==> flow/design.v <==
`timescale 1ns / 1ps
module mat_mul #
	(
        parameter integer DIM_LOG = 2,     
        parameter integer DIM = 2**DIM_LOG,
        parameter integer SIZE = DIM*DIM,
        parameter integer SIZE_LOG = 2*DIM_LOG,
        parameter integer DATA_WIDTH = 32
    )
    (
		input wire  s00_axi_aclk,
		input wire  s00_axi_aresetn,
		output wire  s00_axis_tready,
		input wire [DATA_WIDTH-1 : 0] s00_axis_tdata,
		input wire  s00_axis_tlast,
        input wire  s00_axis_tvalid,
		output wire  m00_axis_tvalid,
        output wire [DATA_WIDTH-1 : 0] m00_axis_tdata,
        output wire [(DATA_WIDTH/8)-1 : 0] m00_axis_tstrb,
        output wire  m00_axis_tlast,
        input wire  m00_axis_tready,
        input wire sel,
        input wire start
    );
	reg busy;               
	reg item_done;          
	reg matrix_done;        
	reg start_transfer;     
	reg transfer;           
	reg last_transfer;      
	reg mac_enable;         
    reg [DATA_WIDTH-1 : 0] mem_A [0 : SIZE-1];  
    reg [DATA_WIDTH-1 : 0] mem_B [0 : SIZE-1];  
    reg [DATA_WIDTH-1 : 0] mem_R [0 : SIZE-1];  
    reg [DATA_WIDTH-1 : 0] mat_A;    
    reg [DATA_WIDTH-1 : 0] mat_B;    
    reg [DATA_WIDTH-1 : 0] mat_R;    
    reg [SIZE_LOG-1 : 0] addr_stream_in;     
    reg [SIZE_LOG-1 : 0] addr_stream_out;    
    wire [SIZE_LOG-1 : 0] addr_A;    
    wire [SIZE_LOG-1 : 0] addr_B;    
    reg [SIZE_LOG-1 : 0] addr_R;     
    reg [DIM_LOG-1 : 0] row_cnt;     
    reg [DIM_LOG-1 : 0] col_cnt;     
    reg [DIM_LOG-1 : 0] tmp_cnt;     
    wire [DATA_WIDTH-1 : 0] mad;     
    reg [DATA_WIDTH-1 : 0] mac;      
    assign s00_axis_tready = !busy && !transfer && !start_transfer;  
    always @ (posedge s00_axi_aclk) begin
        if (!s00_axi_aresetn || s00_axis_tlast)
            addr_stream_in <= 0;
        else if (s00_axis_tready && s00_axis_tvalid)  
            addr_stream_in <= addr_stream_in + 1 ;  
    end
    always @ (posedge s00_axi_aclk) begin 
        if (!busy && !transfer && !start_transfer && s00_axis_tready && s00_axis_tvalid && !sel)  
            mem_A [addr_stream_in] <= s00_axis_tdata;
        if (busy)  
            mat_A <= mem_A [addr_A];
    end
    always @ (posedge s00_axi_aclk) begin
        if (!busy && !transfer && !start_transfer && s00_axis_tready && s00_axis_tvalid && sel)  
            mem_B [addr_stream_in] <= s00_axis_tdata;
        if (busy)  
            mat_B <= mem_B [addr_B];
    end
    assign m00_axis_tstrb = 4'hf;    
    assign m00_axis_tdata = mat_R;        
    assign m00_axis_tlast = last_transfer;        
    assign m00_axis_tvalid = transfer;       
    wire load_R = start_transfer || (transfer && m00_axis_tready && !last_transfer);
    always @ (posedge s00_axi_aclk) begin
        if (!s00_axi_aresetn || busy )  
            addr_stream_out <= 0;
        else if (load_R)  
            addr_stream_out <= addr_stream_out + 1 ;  
    end
    always @ (posedge s00_axi_aclk) begin
        if (!s00_axi_aresetn)
            start_transfer <= 0;
        else
            start_transfer <= matrix_done ;  
    end
    always @ (posedge s00_axi_aclk) begin
        if (!s00_axi_aresetn || (last_transfer && m00_axis_tready) )  
            transfer <= 0;
        else if (start_transfer)  
            transfer <= 1;
    end
    always @ (posedge s00_axi_aclk) begin
        if (!s00_axi_aresetn)
            last_transfer <= 0;
        else if (load_R)
            last_transfer <= (addr_stream_out == SIZE - 1) ;
        else if (transfer && m00_axis_tready)
            last_transfer <= 0;  
    end
    always @ (posedge s00_axi_aclk) begin
        if (item_done)  
            mem_R [addr_R] <= mad;  
        if (load_R)  
            mat_R <= mem_R [addr_stream_out];
    end
    always @ (posedge s00_axi_aclk) begin
        if (!s00_axi_aresetn || matrix_done )  
            busy <= 0;
        else if (start)  
            busy <= 1'b1;
    end
    always @ (posedge s00_axi_aclk) begin
        if (!s00_axi_aresetn)
            item_done <= 0;
        else
            item_done <= (tmp_cnt == DIM - 1) ;  
    end
    always @ (posedge s00_axi_aclk) begin
        if (!s00_axi_aresetn)
            matrix_done <= 0;
        else
            matrix_done <= (col_cnt == DIM-1) && (row_cnt == DIM-1) && (tmp_cnt == DIM-1) ;  
    end
    always @ (posedge s00_axi_aclk) begin
        if (!s00_axi_aresetn || (tmp_cnt == DIM ) || start )  
            tmp_cnt <= 0;
        else if (busy)  
            tmp_cnt <= tmp_cnt + 1;
    end
    always @ (posedge s00_axi_aclk) begin
        if (!s00_axi_aresetn || col_cnt==DIM && tmp_cnt==DIM || start )  
            col_cnt <= 0;
        else if (tmp_cnt==DIM -1 && col_cnt<DIM)  
            col_cnt <= col_cnt + 1;
    end
    always @ (posedge s00_axi_aclk) begin
        if (!s00_axi_aresetn || row_cnt==DIM && col_cnt==DIM && tmp_cnt==DIM || start )  
            row_cnt <= 0;
        else if (tmp_cnt==DIM -1 && col_cnt==DIM-1 && row_cnt<DIM)  
            row_cnt <= row_cnt + 1;
    end
    assign addr_A = row_cnt * DIM + tmp_cnt ;  
    assign addr_B = tmp_cnt * DIM + col_cnt ;  
    always @ (posedge s00_axi_aclk) begin
        if (!s00_axi_aresetn || start)
            addr_R <= 0;
        else if (item_done)  
            addr_R <= addr_R + 1;  
    end
    assign mad = mat_A * mat_B + mac;
    always @ (posedge s00_axi_aclk) begin
       if (!s00_axi_aresetn || item_done || start )  
           mac <= 0;
       else if (mac_enable)
           mac <= mad ;  
    end
    always @ (posedge s00_axi_aclk) begin
       if (!s00_axi_aresetn)
           mac_enable <= 0;
       else
           mac_enable <= busy ;  
    end
endmodule
=== From RTL to reports: mat_mul ===
The steps from the RTL of mat_mul to its reports follow in flow order.
Lines are those of the file above, counted from 1.
Not given: -

* Design top: mat_mul
* Clock: s00_axi_aclk
* Cell library: sky130hd
* Library corner: tt_025C_1v80

=== Word-level counts ===
Source: Yosys, flattened and elaborated, memories not mapped. Widths are those after wreduce. Registers that Yosys merges into a memory's read port (data or address) are not register bits. Print and check cells do not count. Equal cells are merged and count once.
Memory sizes are those after Yosys's memory passes, which may raise the word count (mostly to a power of two), join words into wider ones and drop unused or constant bits.

* Register bits after elaboration: 57
* RAM bits: 1536
* Word width x clocked read ports: 96
* Memories: 3
* Input bits: 39
* Output and inout port bits: 39
* Elaborated cells: 72

{| class="wikitable"
|+ Memories
! name !! depth !! bits a word !! read ports !! write ports !! RTL line !! text
|-
| mem_A || 16 || 32 || 1 || 1 || 32 || <nowiki>reg [DATA_WIDTH-1 : 0] mem_A [0 : SIZE-1];</nowiki>
|-
| mem_B || 16 || 32 || 1 || 1 || 33 || <nowiki>reg [DATA_WIDTH-1 : 0] mem_B [0 : SIZE-1];</nowiki>
|-
| mem_R || 16 || 32 || 1 || 1 || 34 || <nowiki>reg [DATA_WIDTH-1 : 0] mem_R [0 : SIZE-1];</nowiki>
|}

* $add $sub $neg: 9
* $mul: 1
* $lt $le $gt $ge: 2
* Equality and inequality tests: 4
* Multiplexer cells: 11
* Reductions and logical operators: 28

{| class="wikitable"
|+ Operators by type and width
! cell !! count
|-
| 32-bit by 32-bit multiplier with 32-bit output || 1
|-
| 32-bit two-way mux || 3
|-
| 32-bit adder || 1
|-
| 1-bit logical AND || 13
|-
| 4-bit by 1-bit adder with 4-bit output with constant B || 3
|-
| 4-bit two-way mux || 3
|-
| 1-bit logical OR || 8
|-
| 4-bit by 2-bit adder with 4-bit output || 2
|-
| 1-bit logical NOT || 6
|-
| 2-bit by 1-bit adder with 2-bit output with constant B || 3
|-
| 2-bit equality test with constant B || 3
|-
| 2-bit by 3-bit < comparator with 1-bit output with constant B || 2
|-
| 1-bit two-way mux || 5
|-
| 4-bit equality test with constant B || 1
|-
| 2-bit nonzero test || 1
|}

=== Longest topological paths ===
Longest topological path by Yosys (ltp), each cell counted once; first at word level (registers and memories cut), then after technology mapping (sequential cells cut; the memories' decode and read muxes count).

* Depth after elaboration: 6
* ABC_AREA: 0
* Gate-level depth with buffers: 30
* Mapped depth without buffers: 27

=== Netlist ===
Yosys stat after the flow's synthesis: flattened, memories mapped to cells. It holds for the ABC_AREA given above (unset counts as 0); a run with the other value may have another netlist.
The area totals of this step are shown rounded.

{| class="wikitable"
|+ Cells by type
! cell !! count !! area in all (µm²)
|-
| sky130_fd_sc_hd__edfxtp_1 || 1632 || 4.9E+04
|-
| sky130_fd_sc_hd__mux4_2 || 480 || 1.08E+04
|-
| sky130_fd_sc_hd__fa_1 || 438 || 8768.41
|-
| sky130_fd_sc_hd__and2_1 || 310 || 1939.36
|-
| sky130_fd_sc_hd__inv_1 || 508 || 1.91E+03
|-
| sky130_fd_sc_hd__ha_1 || 136 || 1.7E+03
|-
| sky130_fd_sc_hd__dfxtp_1 || 57 || 1.14E+03
|-
| sky130_fd_sc_hd__nand2_1 || 275 || 1032.24
|-
| sky130_fd_sc_hd__xnor2_1 || 73 || 639.363
|-
| sky130_fd_sc_hd__clkbuf_1 || 144 || 540.518
|-
| sky130_fd_sc_hd__nor2_1 || 91 || 341.578
|-
| sky130_fd_sc_hd__mux2i_1 || 31 || 310.298
|-
| sky130_fd_sc_hd__xor2_1 || 27 || 236.477
|-
| sky130_fd_sc_hd__buf_1 || 42 || 157.651
|-
| sky130_fd_sc_hd__a21oi_1 || 31 || 155.149
|-
| sky130_fd_sc_hd__buf_2 || 29 || 145.139
|-
| sky130_fd_sc_hd__a21o_1 || 13 || 97.594
|-
| sky130_fd_sc_hd__o21a_1 || 8 || 60.058
|}

Other cell types: 38; their cells: 93.

* Mapped cells: 4418
* Mapped area: 0.0797 mm²
* Area of sequential cells: 0.0501 mm²
* Flip-flops: 1689
* Buffer cells: 219

=== Worst setup path after synthesis ===
OpenSTA on the mapped netlist: ideal clock, no wires. The path of least setup slack (recovery checks aside). Input and output delay are each 20% of the period. Register names are those of the netlist, which keeps one name where synthesis merged equal registers.

* Kind: reg-to-reg
* Start point: reg mat_B[2]
* End point: mem mem_R[0][25]
* Clock period: 10000 ps
* Library setup time: 297 ps
* Time at the first pin: 0 ps
* Arrival time: 7073 ps
* Data required time: 9703 ps
* Setup slack: 2630 ps
* Delay of the path: 7370 ps
* Stages on the path: 27
* Path buffers: 3
* Synthesis period reached: 7370 ps

"delay of the path" is the arrival time less input delay plus setup time.
"stages on the path" counts driving pins, that of a launching flip-flop among them; a cell with two outputs on the path counts twice.
"synthesis period reached" is the clock period less the worst setup slack; recovery checks do not enter. This is arithmetic on one report: input and output delays are still those of the set period (20% each).
Between the ends stands the longest chain of elaborated cells between them, by number of cells; it is not shown to be the way that was timed. Of several equally long chains one is given.
Each line given opens the expression or statement behind the cell; cells for indexed reads and writes are added by Yosys, which also makes memories of some case tables.

* Cell sequence: sky130_fd_sc_hd__edfxtp_1 -> sky130_fd_sc_hd__clkbuf_1 -> sky130_fd_sc_hd__clkbuf_1 -> sky130_fd_sc_hd__and2_1 -> sky130_fd_sc_hd__fa_1 -> sky130_fd_sc_hd__fa_1 -> sky130_fd_sc_hd__fa_1 -> sky130_fd_sc_hd__inv_1 -> sky130_fd_sc_hd__fa_1 -> sky130_fd_sc_hd__inv_1 -> sky130_fd_sc_hd__fa_1 -> sky130_fd_sc_hd__fa_1 -> sky130_fd_sc_hd__fa_1 -> sky130_fd_sc_hd__inv_1 -> sky130_fd_sc_hd__fa_1 -> sky130_fd_sc_hd__inv_1 -> sky130_fd_sc_hd__ha_1 -> sky130_fd_sc_hd__buf_2 -> sky130_fd_sc_hd__nand4_1 -> sky130_fd_sc_hd__or2_1 -> sky130_fd_sc_hd__nor2_1 -> sky130_fd_sc_hd__a21oi_1 -> sky130_fd_sc_hd__a21boi_0 -> sky130_fd_sc_hd__o21a_1 -> sky130_fd_sc_hd__o21ai_1 -> sky130_fd_sc_hd__and2b_1 -> sky130_fd_sc_hd__xnor2_1
* Cells in the longest elaborated chain: 3
* Elaborated cells on any way between the ends: 3
* Source lines of those cells: 2
* Those cells by class: add/sub: 1; mul: 1; mux: 1

{| class="wikitable"
|+ RTL lines, path after synthesis
! item !! RTL line !! text
|-
| from (decl) || 36 || <nowiki>reg [DATA_WIDTH-1 : 0] mat_B;</nowiki>
|-
| 32-bit by 32-bit multiplier with 32-bit output || 148 || <nowiki>assign mad = mat_A * mat_B + mac;</nowiki>
|-
| 32-bit adder || 148 ||
|-
| 32-bit two-way mux || 99 || <nowiki>if (item_done)</nowiki>
|-
| to (decl) || 34 || <nowiki>reg [DATA_WIDTH-1 : 0] mem_R [0 : SIZE-1];</nowiki>
|}

=== Path in the finished layout ===
Path of least setup slack in the final report of flow run 1 (OpenROAD, finished layout, wires in). Where an end is a register, its clock arrival counts in the times.
The path's times are printed in steps of 10 ps; the period is the one set.

* Kind: reg-to-reg
* Start point: reg mat_A[11]
* End point: mem mem_R[13][30]
* Clock period: 14900 ps
* Library setup time: 290 ps
* Time at the first pin: 830 ps
* Arrival time: 8810 ps
* Data required time: 15390 ps
* Setup slack: 6590 ps
* Stages on the path: 23
* Path buffers: 0

Between the ends stands the longest chain of elaborated cells between them, by number of cells; it is not shown to be the way that was timed. Of several equally long chains one is given.

* Cell sequence: sky130_fd_sc_hd__edfxtp_1 -> sky130_fd_sc_hd__and2_1 -> sky130_fd_sc_hd__fa_1 -> sky130_fd_sc_hd__fa_1 -> sky130_fd_sc_hd__fa_1 -> sky130_fd_sc_hd__inv_1 -> sky130_fd_sc_hd__fa_1 -> sky130_fd_sc_hd__inv_1 -> sky130_fd_sc_hd__fa_1 -> sky130_fd_sc_hd__inv_1 -> sky130_fd_sc_hd__fa_1 -> sky130_fd_sc_hd__inv_1 -> sky130_fd_sc_hd__fa_1 -> sky130_fd_sc_hd__inv_1 -> sky130_fd_sc_hd__fa_1 -> sky130_fd_sc_hd__inv_1 -> sky130_fd_sc_hd__ha_1 -> sky130_fd_sc_hd__nand4_1 -> sky130_fd_sc_hd__or2_1 -> sky130_fd_sc_hd__o31ai_2 -> sky130_fd_sc_hd__a31oi_4 -> sky130_fd_sc_hd__o21bai_2 -> sky130_fd_sc_hd__xor2_2
* Cells in the longest elaborated chain: 3
* Elaborated cells on any way between the ends: 3
* Source lines of those cells: 2
* Those cells by class: add/sub: 1; mul: 1; mux: 1

{| class="wikitable"
|+ RTL lines, path post-layout
! item !! RTL line !! text
|-
| from (decl) || 35 || <nowiki>reg [DATA_WIDTH-1 : 0] mat_A;</nowiki>
|-
| 32-bit by 32-bit multiplier with 32-bit output || 148 || <nowiki>assign mad = mat_A * mat_B + mac;</nowiki>
|-
| 32-bit adder || 148 ||
|-
| 32-bit two-way mux || 99 || <nowiki>if (item_done)</nowiki>
|-
| to (decl) || 34 || <nowiki>reg [DATA_WIDTH-1 : 0] mem_R [0 : SIZE-1];</nowiki>
|}

==> results <==
Measured results for mat_mul: 5 stored runs of the Yosys and OpenROAD flow on sky130hd. The settings differ; the order carries no meaning. The constraints put input and output delay at 20% of the set period each and load the outputs with 0.01 pF.
By "clock period reached" is meant the clock period of the run minus its worst setup slack. This is arithmetic on one report: input and output delays are still those of the set period (20% each).
"worst setup path time" means the part of the period allowed to the worst setup path (the constraints hold back 20% at inputs and 20% at outputs) less its slack; where the path has registers, the arrival times of their clocks count too.
"worst setup path time" is known to 10 ps.
Measured values are rounded.

=== Flow run 1 ===
{| class="wikitable"
! Setting !! Value
|-
| CAP_MARGIN || 5
|-
| CELL_PAD_IN_SITES_GLOBAL_PLACEMENT || 0
|-
| CORE_MARGIN || 9
|-
| CORE_UTILIZATION || 46
|-
| CTS_CLUSTER_SIZE || 56
|-
| GPL_ROUTABILITY_DRIVEN || 1
|-
| HOLD_SLACK_MARGIN || 0.07
|-
| MIN_ROUTING_LAYER || met2
|-
| PLACE_DENSITY_LB_ADDON || 0.08
|-
| SLEW_MARGIN || 30
|-
| period_ns || 14.9
|-
! Result !! Value
|-
| Worst hold slack after layout || 398 ps
|-
| Final utilization || 52.0%
|-
| Worst setup path time || 8310 ps
|-
| Worst setup path type || reg-to-reg
|-
| Chip area in the Yosys report || 0.0797 mm²
|-
| Die footprint || 0.188 mm²
|-
| Worst setup slack after layout || 6590 ps
|-
| Clock period reached || 8313 ps
|-
| Total negative slack on setup checks || 0 ps
|}

=== Flow run 2 ===
{| class="wikitable"
! Setting !! Value
|-
| CORE_UTILIZATION || 18
|-
| PLACE_DENSITY || 0.6
|-
| period_ns || 8.65
|-
| CAP_MARGIN || 20
|-
| CORE_MARGIN || 2
|-
| SLEW_MARGIN || 20
|-
! Result !! Value
|-
| Worst hold slack after layout || 428 ps
|-
| Final utilization || 21.1%
|-
| Worst setup path time || 7930 ps
|-
| Worst setup path type || reg-to-reg
|-
| Chip area in the Yosys report || 0.0797 mm²
|-
| Die footprint || 0.448 mm²
|-
| Worst setup slack after layout || 719 ps
|-
| Clock period reached || 7931 ps
|-
| Total negative slack on setup checks || 0 ps
|}

=== Flow run 3 ===
{| class="wikitable"
! Setting !! Value
|-
| ABC_AREA || 0
|-
| CELL_PAD_IN_SITES_DETAIL_PLACEMENT || 2
|-
| CELL_PAD_IN_SITES_GLOBAL_PLACEMENT || 3
|-
| CORE_MARGIN || 5
|-
| CORE_UTILIZATION || 18
|-
| GPL_TIMING_DRIVEN || 1
|-
| MAX_ROUTING_LAYER || met4
|-
| PLACE_DENSITY || 0.9
|-
| SETUP_SLACK_MARGIN || 2.79
|-
| TNS_END_PERCENT || 15
|-
| period_ns || 9.33
|-
| CAP_MARGIN || 20
|-
| SLEW_MARGIN || 20
|-
! Result !! Value
|-
| Worst hold slack after layout || 516 ps
|-
| Final utilization || 21.7%
|-
| Worst setup path time || 7560 ps
|-
| Worst setup path type || reg-to-reg
|-
| Chip area in the Yosys report || 0.0797 mm²
|-
| Die footprint || 0.456 mm²
|-
| Worst setup slack after layout || 1770 ps
|-
| Clock period reached || 7562 ps
|-
| Total negative slack on setup checks || 0 ps
|}

=== Flow run 4 ===
{| class="wikitable"
! Setting !! Value
|-
| CORE_ASPECT_RATIO || 1.14
|-
| CORE_UTILIZATION || 40
|-
| PLACE_DENSITY || 0.6
|-
| SETUP_SLACK_MARGIN || 2.97
|-
| SLEW_MARGIN || 15
|-
| period_ns || 10.0
|-
| CAP_MARGIN || 20
|-
| CORE_MARGIN || 2
|-
! Result !! Value
|-
| Worst hold slack after layout || 411 ps
|-
| Final utilization || 46.9%
|-
| Worst setup path time || 7430 ps
|-
| Worst setup path type || reg-to-reg
|-
| Chip area in the Yosys report || 0.0797 mm²
|-
| Die footprint || 0.203 mm²
|-
| Worst setup slack after layout || 2570 ps
|-
| Clock period reached || 7430 ps
|-
| Total negative slack on setup checks || 0 ps
|}

=== Flow run 5 ===
{| class="wikitable"
! Setting !! Value
|-
| ABC_AREA || 0
|-
| CAP_MARGIN || 10
|-
| CORE_MARGIN || 2
|-
| CORE_UTILIZATION || 34
|-
| GPL_ROUTABILITY_DRIVEN || 1
|-
| HOLD_SLACK_MARGIN || 0.05
|-
| PLACE_DENSITY_LB_ADDON || 0.13
|-
| SETUP_SLACK_MARGIN || 0.07
|-
| SLEW_MARGIN || 5
|-
| period_ns || 15.0
|-
! Result !! Value
|-
| Worst hold slack after layout || 404 ps
|-
| Final utilization || 38.8%
|-
| Worst setup path time || 8630 ps
|-
| Worst setup path type || reg-to-reg
|-
| Chip area in the Yosys report || 0.0797 mm²
|-
| Die footprint || 0.238 mm²
|-
| Worst setup slack after layout || 6370 ps
|-
| Clock period reached || 8633 ps
|-
| Total negative slack on setup checks || 0 ps
|}
